==> flow/design.v <==
module ALU(
  input         clock,
                reset,
                io_flush_valid,
                io_FU_input_valid,
  input  [6:0]  io_FU_input_bits_decoded_instruction_PRD,
  input         io_FU_input_bits_decoded_instruction_RD_valid,
  input  [20:0] io_FU_input_bits_decoded_instruction_IMM,
  input  [2:0]  io_FU_input_bits_decoded_instruction_FUNCT3,
  input  [1:0]  io_FU_input_bits_decoded_instruction_packet_index,
  input  [5:0]  io_FU_input_bits_decoded_instruction_ROB_index,
  input  [3:0]  io_FU_input_bits_decoded_instruction_MOB_index,
  input  [4:0]  io_FU_input_bits_decoded_instruction_instructionType,
  input         io_FU_input_bits_decoded_instruction_needs_ALU,
                io_FU_input_bits_decoded_instruction_needs_branch_unit,
                io_FU_input_bits_decoded_instruction_SUBTRACT,
                io_FU_input_bits_decoded_instruction_MULTIPLY,
                io_FU_input_bits_decoded_instruction_FENCE,
                io_FU_input_bits_decoded_instruction_IS_IMM,
  input  [31:0] io_FU_input_bits_RS1_data,
                io_FU_input_bits_RS2_data,
                io_FU_input_bits_fetch_PC,
  output        io_FU_output_valid,
  output [6:0]  io_FU_output_bits_PRD,
  output [31:0] io_FU_output_bits_RD_data,
  output        io_FU_output_bits_RD_valid,
  output [31:0] io_FU_output_bits_fetch_PC,
  output [3:0]  io_FU_output_bits_MOB_index,
  output [5:0]  io_FU_output_bits_ROB_index,
  output [1:0]  io_FU_output_bits_fetch_packet_index
);
  wire [31:0] RS1_signed = io_FU_input_bits_RS1_data;
  wire [31:0] RS1_unsigned = io_FU_input_bits_RS1_data;
  wire [31:0] instruction_PC =
    io_FU_input_bits_fetch_PC
    + {28'h0, io_FU_input_bits_decoded_instruction_packet_index, 2'h0};
  reg  [31:0] arithmetic_result;
  wire [31:0] IMM_signed =
    {{19{io_FU_input_bits_decoded_instruction_IMM[12]}},
     io_FU_input_bits_decoded_instruction_IMM[12:0]};
  wire [31:0] operand2_unsigned =
    io_FU_input_bits_decoded_instruction_IS_IMM ? IMM_signed : io_FU_input_bits_RS2_data;
  wire [4:0]  shamt = operand2_unsigned[4:0];
  wire        _REMU_T = io_FU_input_bits_decoded_instruction_instructionType == 5'hC;
  wire        _SLTU_T_1 = io_FU_input_bits_decoded_instruction_instructionType == 5'h4;
  wire        _BEQ_T = io_FU_input_bits_decoded_instruction_FUNCT3 == 3'h0;
  wire        ADD =
    (_REMU_T | _SLTU_T_1) & _BEQ_T & ~io_FU_input_bits_decoded_instruction_MULTIPLY
    & ~io_FU_input_bits_decoded_instruction_SUBTRACT;
  wire        SUB =
    (_REMU_T | _SLTU_T_1) & _BEQ_T & ~io_FU_input_bits_decoded_instruction_MULTIPLY
    & io_FU_input_bits_decoded_instruction_SUBTRACT;
  wire        SLL =
    (_REMU_T | _SLTU_T_1) & io_FU_input_bits_decoded_instruction_FUNCT3 == 3'h1
    & ~io_FU_input_bits_decoded_instruction_MULTIPLY;
  wire        _BGE_T = io_FU_input_bits_decoded_instruction_FUNCT3 == 3'h5;
  wire        SRL =
    (_REMU_T | _SLTU_T_1) & _BGE_T & ~io_FU_input_bits_decoded_instruction_MULTIPLY
    & ~io_FU_input_bits_decoded_instruction_SUBTRACT;
  wire        SRA =
    (_REMU_T | _SLTU_T_1) & _BGE_T & ~io_FU_input_bits_decoded_instruction_MULTIPLY
    & io_FU_input_bits_decoded_instruction_SUBTRACT;
  wire        AUIPC =
    io_FU_input_bits_decoded_instruction_instructionType == 5'h5
    & ~io_FU_input_bits_decoded_instruction_MULTIPLY;
  wire        ALU_input_valid =
    io_FU_input_valid & io_FU_input_bits_decoded_instruction_needs_ALU;
  wire        branch_unit_input_valid =
    io_FU_input_valid & io_FU_input_bits_decoded_instruction_needs_branch_unit;
  wire        mult_unit_input_valid =
    io_FU_input_valid & io_FU_input_bits_decoded_instruction_MULTIPLY;
  reg         io_FU_output_valid_REG;
  wire [31:0] add_result = RS1_unsigned + operand2_unsigned;
  wire [31:0] sub_result = RS1_unsigned - operand2_unsigned;
  wire [31:0] _GEN = {27'h0, shamt};
  wire [31:0] sra_result = $signed($signed(RS1_signed) >>> _GEN);
  wire [62:0] _sll_result_T = {31'h0, RS1_unsigned} << shamt;
  reg  [31:0] io_FU_output_bits_fetch_PC_REG;
  reg  [1:0]  io_FU_output_bits_fetch_packet_index_REG;
  reg  [6:0]  io_FU_output_bits_PRD_REG;
  reg         io_FU_output_bits_RD_valid_REG;
  reg  [3:0]  io_FU_output_bits_MOB_index_REG;
  reg  [5:0]  io_FU_output_bits_ROB_index_REG;
  always @(posedge clock) begin
    if (reset)
      arithmetic_result <= 32'h0;
    else begin
      arithmetic_result <=
        ADD
          ? add_result
          : SUB
              ? sub_result
              : (_REMU_T | _SLTU_T_1)
                & io_FU_input_bits_decoded_instruction_FUNCT3 == 3'h4
                & ~io_FU_input_bits_decoded_instruction_MULTIPLY
                  ? RS1_unsigned ^ operand2_unsigned
                  : (_REMU_T | _SLTU_T_1)
                    & io_FU_input_bits_decoded_instruction_FUNCT3 == 3'h6
                    & ~io_FU_input_bits_decoded_instruction_MULTIPLY
                      ? RS1_unsigned | operand2_unsigned
                      : (_REMU_T | _SLTU_T_1)
                        & (&io_FU_input_bits_decoded_instruction_FUNCT3)
                        & ~io_FU_input_bits_decoded_instruction_MULTIPLY
                          ? RS1_unsigned & operand2_unsigned
                          : SLL
                              ? _sll_result_T[31:0]
                              : SRL
                                  ? RS1_unsigned >> _GEN
                                  : SRA
                                      ? sra_result
                                      : (_REMU_T | _SLTU_T_1)
                                        & io_FU_input_bits_decoded_instruction_FUNCT3 == 3'h2
                                        & ~io_FU_input_bits_decoded_instruction_MULTIPLY
                                          ? {31'h0,
                                             $signed(RS1_signed) < $signed(io_FU_input_bits_decoded_instruction_IS_IMM
                                                                             ? IMM_signed
                                                                             : io_FU_input_bits_RS2_data)}
                                          : (_REMU_T | _SLTU_T_1)
                                            & io_FU_input_bits_decoded_instruction_FUNCT3 == 3'h3
                                            & ~io_FU_input_bits_decoded_instruction_MULTIPLY
                                              ? {31'h0, RS1_unsigned < operand2_unsigned}
                                              : io_FU_input_bits_decoded_instruction_instructionType == 5'hD
                                                & ~io_FU_input_bits_decoded_instruction_MULTIPLY
                                                  ? {io_FU_input_bits_decoded_instruction_IMM[19:0],
                                                     12'h0}
                                                  : 32'h0;
    end
    io_FU_output_valid_REG <=
      ALU_input_valid & ~io_flush_valid | io_FU_input_bits_decoded_instruction_FENCE;
    io_FU_output_bits_fetch_PC_REG <= io_FU_input_bits_fetch_PC;
    io_FU_output_bits_fetch_packet_index_REG <=
      io_FU_input_bits_decoded_instruction_packet_index;
    io_FU_output_bits_PRD_REG <= io_FU_input_bits_decoded_instruction_PRD;
    io_FU_output_bits_RD_valid_REG <= io_FU_input_bits_decoded_instruction_RD_valid;
    io_FU_output_bits_MOB_index_REG <= io_FU_input_bits_decoded_instruction_MOB_index;
    io_FU_output_bits_ROB_index_REG <= io_FU_input_bits_decoded_instruction_ROB_index;
  end  
  assign io_FU_output_valid = io_FU_output_valid_REG & ~io_flush_valid;
  assign io_FU_output_bits_PRD = io_FU_output_bits_PRD_REG;
  assign io_FU_output_bits_RD_data = arithmetic_result;
  assign io_FU_output_bits_RD_valid = io_FU_output_bits_RD_valid_REG;
  assign io_FU_output_bits_fetch_PC = io_FU_output_bits_fetch_PC_REG;
  assign io_FU_output_bits_MOB_index = io_FU_output_bits_MOB_index_REG;
  assign io_FU_output_bits_ROB_index = io_FU_output_bits_ROB_index_REG;
  assign io_FU_output_bits_fetch_packet_index = io_FU_output_bits_fetch_packet_index_REG;
endmodule
Lab notebook: ALU

From RTL to reports: ALU
Each step is given for the RTL above and for the edited RTL.
"before" refers to lines of the RTL above, "after" to lines of the edited file.
"delta": "after" minus "before" as printed here. "change_rel_pct": 100 x difference / "before".
{"block": "inputs", "top_module": "ALU", "clock": "clock", "lib": "sky130hd", "corner": "tt_025C_1v80"}

Diff
Unified diff, file above to edited file.
The edit is scripted: it alters the design's behaviour and was not made to optimise anything.
begin of diff
@@ -128,5 +128,4 @@
     io_FU_output_valid_REG <=
       ALU_input_valid & ~io_flush_valid | io_FU_input_bits_decoded_instruction_FENCE;
-    io_FU_output_bits_fetch_PC_REG <= io_FU_input_bits_fetch_PC;
     io_FU_output_bits_fetch_packet_index_REG <=
       io_FU_input_bits_decoded_instruction_packet_index;
@@ -136,4 +135,5 @@
     io_FU_output_bits_ROB_index_REG <= io_FU_input_bits_decoded_instruction_ROB_index;
   end  
+  always @(*) io_FU_output_bits_fetch_PC_REG = io_FU_input_bits_fetch_PC;
   assign io_FU_output_valid = io_FU_output_valid_REG & ~io_flush_valid;
   assign io_FU_output_bits_PRD = io_FU_output_bits_PRD_REG;
end of diff

Word-level counts
Counts by Yosys on the flattened word-level netlist (proc, flatten, opt, wreduce; memories kept). Register bits leave out memories and registers merged into their read ports (data or address); mux counts leave out enables and synchronous resets folded into registers. Print and check cells are left out.
{"block": "classes", "item": "add_sub_neg", "before": 2, "after": 2, "delta": 0, "change_rel_pct": 0.00}
{"block": "classes", "item": "n_cmp", "before": 2, "after": 2, "delta": 0, "change_rel_pct": 0.00}
{"block": "classes", "item": "eq_ne", "before": 9, "after": 9, "delta": 0, "change_rel_pct": 0.00}
{"block": "classes", "item": "shifts", "before": 3, "after": 3, "delta": 0, "change_rel_pct": 0.00}
{"block": "classes", "item": "muxes", "before": 12, "after": 12, "delta": 0, "change_rel_pct": 0.00}
{"block": "classes", "item": "bitwise", "before": 32, "after": 32, "delta": 0, "change_rel_pct": 0.00}
{"block": "classes", "item": "reduce_and_logical", "before": 2, "after": 2, "delta": 0, "change_rel_pct": 0.00}
{"block": "ops", "cell": "1-bit AND", "before": 24, "after": 24, "delta": 0, "change_rel_pct": 0.00}
{"block": "ops", "cell": "32-bit two-way mux", "before": 12, "after": 12, "delta": 0, "change_rel_pct": 0.00}
{"block": "ops", "cell": "3-bit == test with constant B", "before": 3, "after": 3, "delta": 0, "change_rel_pct": 0.00}
{"block": "ops", "cell": "1-bit NOT", "before": 3, "after": 3, "delta": 0, "change_rel_pct": 0.00}
{"block": "ops", "cell": "3-bit by 2-bit == test with 1-bit output with constant B", "before": 2, "after": 2, "delta": 0, "change_rel_pct": 0.00}
{"block": "ops", "cell": "5-bit by 4-bit == test with 1-bit output with constant B", "before": 2, "after": 2, "delta": 0, "change_rel_pct": 0.00}
{"block": "ops", "cell": "32-bit less-than comparator", "before": 2, "after": 2, "delta": 0, "change_rel_pct": 0.00}
{"block": "ops", "cell": "1-bit bitwise OR", "before": 2, "after": 2, "delta": 0, "change_rel_pct": 0.00}
{"block": "ops", "cell": "32-bit adder", "before": 1, "after": 1, "delta": 0, "change_rel_pct": 0.00}
{"block": "ops", "cell": "32-bit AND", "before": 1, "after": 1, "delta": 0, "change_rel_pct": 0.00}
{"block": "ops", "cell": "3-bit by 1-bit == test with 1-bit output with constant B", "before": 1, "after": 1, "delta": 0, "change_rel_pct": 0.00}
{"block": "ops", "cell": "5-bit by 3-bit == test with 1-bit output with constant B", "before": 1, "after": 1, "delta": 0, "change_rel_pct": 0.00}
{"block": "ops", "cell": "3-bit zero test", "before": 1, "after": 1, "delta": 0, "change_rel_pct": 0.00}
{"block": "ops", "cell": "32-bit bitwise OR", "before": 1, "after": 1, "delta": 0, "change_rel_pct": 0.00}
{"block": "ops", "cell": "3-bit AND reduction", "before": 1, "after": 1, "delta": 0, "change_rel_pct": 0.00}
{"block": "ops", "cell": "32-bit by 5-bit left shift with 32-bit output", "before": 1, "after": 1, "delta": 0, "change_rel_pct": 0.00}
{"block": "ops", "cell": "32-bit by 5-bit >> shifter with 32-bit output", "before": 1, "after": 1, "delta": 0, "change_rel_pct": 0.00}
{"block": "ops", "cell": "32-bit by 5-bit >>> shifter with 32-bit output", "before": 1, "after": 1, "delta": 0, "change_rel_pct": 0.00}
{"block": "ops", "cell": "32-bit subtractor", "before": 1, "after": 1, "delta": 0, "change_rel_pct": 0.00}
{"block": "ops", "cell": "32-bit XOR", "before": 1, "after": 1, "delta": 0, "change_rel_pct": 0.00}
{"block": "word_totals", "item": "register_bits", "before": 85, "after": 53, "delta": -32, "change_rel_pct": -37.65}
{"block": "word_totals", "item": "input_bits", "before": 155, "after": 155, "delta": 0, "change_rel_pct": 0.00}
{"block": "word_totals", "item": "output_inout_bits", "before": 85, "after": 85, "delta": 0, "change_rel_pct": 0.00}
{"block": "word_totals", "item": "elab_cells", "before": 70, "after": 69, "delta": -1, "change_rel_pct": -1.43}

Longest topological paths
Longest topological path by Yosys (ltp), each cell counted once; first at word level (registers and memories cut), then after technology mapping (sequential cells cut; the memories' decode and read muxes count).
{"block": "depth", "item": "word_depth", "before": 14, "after": 14, "delta": 0, "change_rel_pct": 0.00}
{"block": "depth", "item": "abc_area", "before": "0", "after": "0"}
{"block": "depth", "item": "depth_mapped", "before": 19, "after": 18, "delta": -1, "change_rel_pct": -5.26}
{"block": "depth", "item": "mapped_depth_nobuf", "before": 15, "after": 14, "delta": -1, "change_rel_pct": -6.67}

After synthesis
Yosys stat after the flow's synthesis: flattened, memories mapped to cells. It holds for the ABC_AREA given above (unset counts as 0); a run with the other value may have another netlist.
{"block": "mapped", "item": "cells", "before": 1513, "after": 1535, "delta": 22, "change_rel_pct": 1.45}
{"block": "mapped", "item": "yosys_area_um2", "before": 11125.7, "after": 11200.7, "delta": 75.0, "change_rel_pct": 0.67}
{"block": "mapped", "item": "sequential_area_um2", "before": 1701.6, "after": 1061.0, "delta": -640.6, "change_rel_pct": -37.65}
{"block": "mapped", "item": "flip_flops", "before": 85, "after": 53, "delta": -32, "change_rel_pct": -37.65}
{"block": "mapped", "item": "buffers", "before": 108, "after": 145, "delta": 37, "change_rel_pct": 34.26}
{"block": "types", "cell_type": "sky130_fd_sc_hd__mux2i_1", "before": 75, "after": 121, "delta": 46, "change_rel_pct": 61.33}
{"block": "types", "cell_type": "sky130_fd_sc_hd__buf_4", "before": 2, "after": 45, "delta": 43, "change_rel_pct": 2150.00}
{"block": "types", "cell_type": "sky130_fd_sc_hd__nand2_1", "before": 171, "after": 136, "delta": -35, "change_rel_pct": -20.47}
{"block": "types", "cell_type": "sky130_fd_sc_hd__a21oi_1", "before": 142, "after": 176, "delta": 34, "change_rel_pct": 23.94}
{"block": "types", "cell_type": "sky130_fd_sc_hd__dfxtp_1", "before": 85, "after": 53, "delta": -32, "change_rel_pct": -37.65}
{"block": "types", "cell_type": "sky130_fd_sc_hd__o21ai_0", "before": 67, "after": 89, "delta": 22, "change_rel_pct": 32.84}
{"block": "types", "cell_type": "sky130_fd_sc_hd__o21ai_1", "before": 25, "after": 3, "delta": -22, "change_rel_pct": -88.00}
{"block": "types", "cell_type": "sky130_fd_sc_hd__nor2_1", "before": 162, "after": 141, "delta": -21, "change_rel_pct": -12.96}
{"block": "types", "cell_type": "sky130_fd_sc_hd__a31oi_1", "before": 27, "after": 16, "delta": -11, "change_rel_pct": -40.74}
{"block": "types", "cell_type": "sky130_fd_sc_hd__inv_1", "before": 92, "after": 102, "delta": 10, "change_rel_pct": 10.87}
{"block": "types", "cell_type": "sky130_fd_sc_hd__nor3_1", "before": 27, "after": 37, "delta": 10, "change_rel_pct": 37.04}
{"block": "types", "cell_type": "sky130_fd_sc_hd__a211oi_1", "before": 40, "after": 31, "delta": -9, "change_rel_pct": -22.50}
{"block": "types", "cell_type": "sky130_fd_sc_hd__a22oi_1", "before": 17, "after": 8, "delta": -9, "change_rel_pct": -52.94}
{"block": "types", "cell_type": "sky130_fd_sc_hd__a21o_1", "before": 21, "after": 13, "delta": -8, "change_rel_pct": -38.10}
{"block": "types", "cell_type": "sky130_fd_sc_hd__clkbuf_1", "before": 59, "after": 52, "delta": -7, "change_rel_pct": -11.86}
{"block": "types", "cell_type": "sky130_fd_sc_hd__buf_1", "before": 14, "after": 7, "delta": -7, "change_rel_pct": -50.00}
{"block": "types", "cell_type": "sky130_fd_sc_hd__nand4_1", "before": 8, "after": 2, "delta": -6, "change_rel_pct": -75.00}
{"block": "types", "cell_type": "sky130_fd_sc_hd__nor2b_1", "before": 8, "after": 14, "delta": 6, "change_rel_pct": 75.00}
Not every row of either side is listed.

Worst setup path after synthesis
Source: OpenSTA report_checks on the synthesized netlist (no wires, ideal clock, input and output delay 20% of the period each), path of least setup slack; recovery checks are left aside. Register names are those of the netlist, which keeps one name where synthesis merged equal registers.
{"block": "synth_timing", "item": "path_kind", "before": "input -> register", "after": "input -> register"}
{"block": "synth_timing", "item": "from", "before": "input io_FU_input_bits_decoded_instruction_IS_IMM", "after": "input io_FU_input_bits_decoded_instruction_IS_IMM"}
{"block": "synth_timing", "item": "to", "before": "register arithmetic_result[31]", "after": "register arithmetic_result[31]"}
{"block": "synth_timing", "item": "clock_period_ns", "before": 6.0, "after": 6.0, "delta": 0.0, "change_rel_pct": 0.00}
{"block": "synth_timing", "item": "in_delay_ns", "before": 1.200, "after": 1.200, "delta": 0.000, "change_rel_pct": 0.00}
{"block": "synth_timing", "item": "setup_time_ns", "before": 0.087, "after": 0.138, "delta": 0.051}
{"block": "synth_timing", "item": "t_first_pin_ns", "before": 1.200, "after": 1.200, "delta": 0.000, "change_rel_pct": 0.00}
{"block": "synth_timing", "item": "t_arrival_ns", "before": 4.952, "after": 4.970, "delta": 0.018, "change_rel_pct": 0.36}
{"block": "synth_timing", "item": "required_ns", "before": 5.913, "after": 5.862, "delta": -0.051, "change_rel_pct": -0.86}
{"block": "synth_timing", "item": "path_slack_ns", "before": 0.961, "after": 0.892, "delta": -0.069}
{"block": "synth_timing", "item": "path_delay_ns", "before": 3.839, "after": 3.908, "delta": 0.069, "change_rel_pct": 1.80}
{"block": "synth_timing", "item": "path_stages", "before": 17, "after": 18, "delta": 1, "change_rel_pct": 5.88}
{"block": "synth_timing", "item": "n_path_buf", "before": 5, "after": 7, "delta": 2, "change_rel_pct": 40.00}
{"block": "synth_timing", "item": "synth_period_reached_ns", "before": 5.039, "after": 5.108, "delta": 0.069, "change_rel_pct": 1.37}
"path_delay_ns" = arrival - input delay + setup time.
"path_stages": output pins that drive a net of the path, with the launching flip-flop's if there is one; two outputs of one cell count as two.
"synth_period_reached_ns" is the clock period less the worst setup slack; recovery checks do not enter. This is arithmetic on one report: input and output delays are still those of the set period (20% each).
{"block": "synth_between_before", "path_cell_list": "sky130_fd_sc_hd__buf_6 sky130_fd_sc_hd__buf_2 sky130_fd_sc_hd__mux2i_1 sky130_fd_sc_hd__clkbuf_1 sky130_fd_sc_hd__clkbuf_1 sky130_fd_sc_hd__ha_1 sky130_fd_sc_hd__buf_2 sky130_fd_sc_hd__o21ai_0 sky130_fd_sc_hd__o21a_1 sky130_fd_sc_hd__or4_1 sky130_fd_sc_hd__a21oi_1 sky130_fd_sc_hd__o221ai_1 sky130_fd_sc_hd__a31oi_1 sky130_fd_sc_hd__nor3b_1 sky130_fd_sc_hd__o21ai_0 sky130_fd_sc_hd__a41o_1 sky130_fd_sc_hd__o31ai_1"}
{"block": "synth_rtl_before", "item": "from (decl)", "line_no": 19, "text": "io_FU_input_bits_decoded_instruction_IS_IMM,"}
{"block": "synth_rtl_before", "item": "to (assign)", "line_no": 86, "text": "arithmetic_result <= 32'h0;"}
{"block": "synth_rtl_before", "item": "to (assign)", "line_no": 88, "text": "arithmetic_result <="}
{"block": "synth_rtl_before", "item": "to (decl)", "line_no": 37, "text": "reg  [31:0] arithmetic_result;"}
before: No chain of elaborated cells between the ends is given.
{"block": "synth_between_after", "path_cell_list": "sky130_fd_sc_hd__buf_6 sky130_fd_sc_hd__mux2i_1 sky130_fd_sc_hd__clkbuf_4 sky130_fd_sc_hd__buf_4 sky130_fd_sc_hd__buf_4 sky130_fd_sc_hd__buf_4 sky130_fd_sc_hd__clkbuf_1 sky130_fd_sc_hd__ha_1 sky130_fd_sc_hd__buf_4 sky130_fd_sc_hd__nor3_1 sky130_fd_sc_hd__o31ai_2 sky130_fd_sc_hd__a211oi_4 sky130_fd_sc_hd__o41ai_4 sky130_fd_sc_hd__and4bb_2 sky130_fd_sc_hd__o41a_1 sky130_fd_sc_hd__a311o_2 sky130_fd_sc_hd__nand2_1 sky130_fd_sc_hd__o221ai_1"}
{"block": "synth_rtl_after", "item": "from (decl)", "line_no": 19, "text": "io_FU_input_bits_decoded_instruction_IS_IMM,"}
{"block": "synth_rtl_after", "item": "to (assign)", "line_no": 86, "text": "arithmetic_result <= 32'h0;"}
{"block": "synth_rtl_after", "item": "to (assign)", "line_no": 88, "text": "arithmetic_result <="}
{"block": "synth_rtl_after", "item": "to (decl)", "line_no": 37, "text": "reg  [31:0] arithmetic_result;"}
after: No chain of elaborated cells between the ends is given.

Worst path after layout
From the final timing report of each run of set A: the path of least setup slack in the routed layout; clock arrival at registers is part of the times.
{"block": "layout_timing", "item": "path_kind", "before": "input -> register", "after": "input -> register"}
{"block": "layout_timing", "item": "from", "before": "input io_FU_input_bits_decoded_instruction_IS_IMM", "after": "input io_FU_input_bits_decoded_instruction_IS_IMM"}
{"block": "layout_timing", "item": "to", "before": "register arithmetic_result[22]", "after": "register arithmetic_result[26]"}
{"block": "layout_timing", "item": "clock_period_ns", "before": 5.5, "after": 5.5, "delta": 0.0, "change_rel_pct": 0.00}
{"block": "layout_timing", "item": "in_delay_ns", "before": 1.10, "after": 1.10, "delta": 0.00, "change_rel_pct": 0.00}
{"block": "layout_timing", "item": "setup_time_ns", "before": 0.05, "after": 0.10, "delta": 0.05}
{"block": "layout_timing", "item": "t_first_pin_ns", "before": 1.10, "after": 1.10, "delta": 0.00, "change_rel_pct": 0.00}
{"block": "layout_timing", "item": "t_arrival_ns", "before": 5.38, "after": 5.31, "delta": -0.07, "change_rel_pct": -1.30}
{"block": "layout_timing", "item": "required_ns", "before": 5.81, "after": 5.72, "delta": -0.09, "change_rel_pct": -1.55}
{"block": "layout_timing", "item": "path_slack_ns", "before": 0.43, "after": 0.41, "delta": -0.02}
{"block": "layout_timing", "item": "path_stages", "before": 18, "after": 14, "delta": -4, "change_rel_pct": -22.22}
{"block": "layout_timing", "item": "n_path_buf", "before": 3, "after": 2, "delta": -1, "change_rel_pct": -33.33}
Between the ends stands the longest chain of elaborated cells between them, by number of cells; it is not shown to be the way that was timed. Of several equally long chains one is given.
Each line given opens the expression or statement behind the cell; cells for indexed reads and writes are added by Yosys, which also makes memories of some case tables.
{"block": "layout_between_before", "path_cell_list": "sky130_fd_sc_hd__clkdlybuf4s50_1 sky130_fd_sc_hd__buf_12 sky130_fd_sc_hd__mux2i_4 sky130_fd_sc_hd__inv_4 sky130_fd_sc_hd__ha_1 sky130_fd_sc_hd__inv_1 sky130_fd_sc_hd__fa_1 sky130_fd_sc_hd__nand2b_1 sky130_fd_sc_hd__a21o_1 sky130_fd_sc_hd__a211oi_1 sky130_fd_sc_hd__o21ai_0 sky130_fd_sc_hd__nand2b_1 sky130_fd_sc_hd__nand2_1 sky130_fd_sc_hd__a21bo_2 sky130_fd_sc_hd__a41oi_1 sky130_fd_sc_hd__nor3_1 sky130_fd_sc_hd__a2111oi_0 sky130_fd_sc_hd__buf_4", "elab_chain_len": 10, "cone_cells": 17, "classes_between": "add/sub (2); shift (3); mux (9); logic (3)"}
{"block": "layout_rtl_before", "item": "from (decl)", "line_no": 19, "text": "io_FU_input_bits_decoded_instruction_IS_IMM,"}
{"block": "layout_rtl_before", "item": "32-bit two-way mux", "line_no": 42, "text": "io_FU_input_bits_decoded_instruction_IS_IMM ? IMM_signed : io_FU_input_bits_RS2_data;"}
{"block": "layout_rtl_before", "item": "32-bit by 5-bit >>> shifter with 32-bit output", "line_no": 76, "text": "wire [31:0] sra_result = $signed($signed(RS1_signed) >>> _GEN);"}
{"block": "layout_rtl_before", "item": "32-bit two-way mux", "line_no": 109, "text": ": SRA"}
{"block": "layout_rtl_before", "item": "32-bit two-way mux", "line_no": 107, "text": ": SRL"}
{"block": "layout_rtl_before", "item": "32-bit two-way mux", "line_no": 105, "text": ": SLL"}
{"block": "layout_rtl_before", "item": "32-bit two-way mux", "line_no": 101, "text": ": (_REMU_T | _SLTU_T_1)"}
{"block": "layout_rtl_before", "item": "32-bit two-way mux", "line_no": 97, "text": ": (_REMU_T | _SLTU_T_1)"}
{"block": "layout_rtl_before", "item": "32-bit two-way mux", "line_no": 93, "text": ": (_REMU_T | _SLTU_T_1)"}
{"block": "layout_rtl_before", "item": "32-bit two-way mux", "line_no": 91, "text": ": SUB"}
{"block": "layout_rtl_before", "item": "32-bit two-way mux", "line_no": 89, "text": "ADD"}
{"block": "layout_rtl_before", "item": "to (assign)", "line_no": 86, "text": "arithmetic_result <= 32'h0;"}
{"block": "layout_rtl_before", "item": "to (assign)", "line_no": 88, "text": "arithmetic_result <="}
{"block": "layout_rtl_before", "item": "to (decl)", "line_no": 37, "text": "reg  [31:0] arithmetic_result;"}
{"block": "layout_between_after", "path_cell_list": "sky130_fd_sc_hd__clkdlybuf4s50_1 sky130_fd_sc_hd__buf_12 sky130_fd_sc_hd__mux2i_1 sky130_fd_sc_hd__inv_1 sky130_fd_sc_hd__ha_1 sky130_fd_sc_hd__a21o_1 sky130_fd_sc_hd__a221o_2 sky130_fd_sc_hd__nand2b_1 sky130_fd_sc_hd__o21ai_0 sky130_fd_sc_hd__a41oi_1 sky130_fd_sc_hd__a31o_2 sky130_fd_sc_hd__a22oi_1 sky130_fd_sc_hd__xor2_1 sky130_fd_sc_hd__a221oi_1", "elab_chain_len": 10, "cone_cells": 17, "classes_between": "add/sub (2); shift (3); mux (9); logic (3)"}
{"block": "layout_rtl_after", "item": "from (decl)", "line_no": 19, "text": "io_FU_input_bits_decoded_instruction_IS_IMM,"}
{"block": "layout_rtl_after", "item": "32-bit two-way mux", "line_no": 42, "text": "io_FU_input_bits_decoded_instruction_IS_IMM ? IMM_signed : io_FU_input_bits_RS2_data;"}
{"block": "layout_rtl_after", "item": "32-bit by 5-bit >>> shifter with 32-bit output", "line_no": 76, "text": "wire [31:0] sra_result = $signed($signed(RS1_signed) >>> _GEN);"}
{"block": "layout_rtl_after", "item": "32-bit two-way mux", "line_no": 109, "text": ": SRA"}
{"block": "layout_rtl_after", "item": "32-bit two-way mux", "line_no": 107, "text": ": SRL"}
{"block": "layout_rtl_after", "item": "32-bit two-way mux", "line_no": 105, "text": ": SLL"}
{"block": "layout_rtl_after", "item": "32-bit two-way mux", "line_no": 101, "text": ": (_REMU_T | _SLTU_T_1)"}
{"block": "layout_rtl_after", "item": "32-bit two-way mux", "line_no": 97, "text": ": (_REMU_T | _SLTU_T_1)"}
{"block": "layout_rtl_after", "item": "32-bit two-way mux", "line_no": 93, "text": ": (_REMU_T | _SLTU_T_1)"}
{"block": "layout_rtl_after", "item": "32-bit two-way mux", "line_no": 91, "text": ": SUB"}
{"block": "layout_rtl_after", "item": "32-bit two-way mux", "line_no": 89, "text": "ADD"}
{"block": "layout_rtl_after", "item": "to (assign)", "line_no": 86, "text": "arithmetic_result <= 32'h0;"}
{"block": "layout_rtl_after", "item": "to (assign)", "line_no": 88, "text": "arithmetic_result <="}
{"block": "layout_rtl_after", "item": "to (decl)", "line_no": 37, "text": "reg  [31:0] arithmetic_result;"}

Measured runs
Runs of the flow (Yosys, OpenROAD) on both versions; the two runs of a pair have the same settings. The constraints put input and output delay at 20% of the set period each and load the outputs with 0.01 pF.
{"block": "flow_settings_set_A", "CORE_UTILIZATION": 40, "period_ns": 5.5, "CAP_MARGIN": 20, "CORE_MARGIN": 2, "SLEW_MARGIN": 20}
{"block": "results_set_A", "item": "synthesis_area_um2", "before": 11125.7, "after": 11200.7, "delta": 75.0, "change_rel_pct": 0.67}
{"block": "results_set_A", "item": "die_area_um2", "before": 29164.1, "after": 29355.7, "delta": 191.6, "change_rel_pct": 0.66}
{"block": "results_set_A", "item": "finalCellArea_um2", "before": 14705.4, "after": 13608.1, "delta": -1097.3, "change_rel_pct": -7.46}
{"block": "results_set_A", "item": "utilization_frac", "before": 0.534, "after": 0.491, "delta": -0.043}
{"block": "results_set_A", "item": "setup_ws_ns", "before": 0.425, "after": 0.409, "delta": -0.016}
{"block": "results_set_A", "item": "setupTns_ns", "before": 0.000, "after": 0.000, "delta": 0.000}
{"block": "results_set_A", "item": "hold_worst_slack_ns", "before": 1.174, "after": 1.224, "delta": 0.050}
{"block": "results_set_A", "item": "design_power_w", "before": 0.002656, "after": 0.002115, "delta": -0.000541, "change_rel_pct": -20.37}
{"block": "results_set_A", "item": "achieved_period_ns", "before": 5.075, "after": 5.091, "delta": 0.016, "change_rel_pct": 0.32}
{"block": "flow_settings_set_B", "CORE_UTILIZATION": 37, "CTS_CLUSTER_SIZE": 84, "GPL_ROUTABILITY_DRIVEN": 0, "GPL_TIMING_DRIVEN": 0, "MIN_ROUTING_LAYER": "met1", "PLACE_DENSITY_LB_ADDON": 0.01, "SETUP_SLACK_MARGIN": -0.07, "SLEW_MARGIN": 15, "TNS_END_PERCENT": 35, "period_ns": 7.71, "CAP_MARGIN": 20, "CORE_MARGIN": 2}
{"block": "results_set_B", "item": "synthesis_area_um2", "before": 11125.7, "after": 11200.7, "delta": 75.0, "change_rel_pct": 0.67}
{"block": "results_set_B", "item": "die_area_um2", "before": 31472.5, "after": 31680.4, "delta": 207.9, "change_rel_pct": 0.66}
{"block": "results_set_B", "item": "finalCellArea_um2", "before": 14281.2, "after": 13878.3, "delta": -402.9, "change_rel_pct": -2.82}
{"block": "results_set_B", "item": "utilization_frac", "before": 0.482, "after": 0.467, "delta": -0.015}
{"block": "results_set_B", "item": "setup_ws_ns", "before": 0.345, "after": 0.127, "delta": -0.218}
{"block": "results_set_B", "item": "setupTns_ns", "before": 0.000, "after": 0.000, "delta": 0.000}
{"block": "results_set_B", "item": "hold_worst_slack_ns", "before": 1.595, "after": 1.641, "delta": 0.046}
{"block": "results_set_B", "item": "design_power_w", "before": 0.001897, "after": 0.001572, "delta": -0.000325, "change_rel_pct": -17.13}
{"block": "results_set_B", "item": "achieved_period_ns", "before": 7.365, "after": 7.583, "delta": 0.218, "change_rel_pct": 2.96}
By "achieved_period_ns" is meant the clock period of the run minus its worst setup slack. This is arithmetic on one report: input and output delays are still those of the set period (20% each).
By "design_power_w" is meant OpenSTA's value without simulated activity: inputs other than the clock are taken to toggle once in ten clock periods, and the tool carries that through the logic.
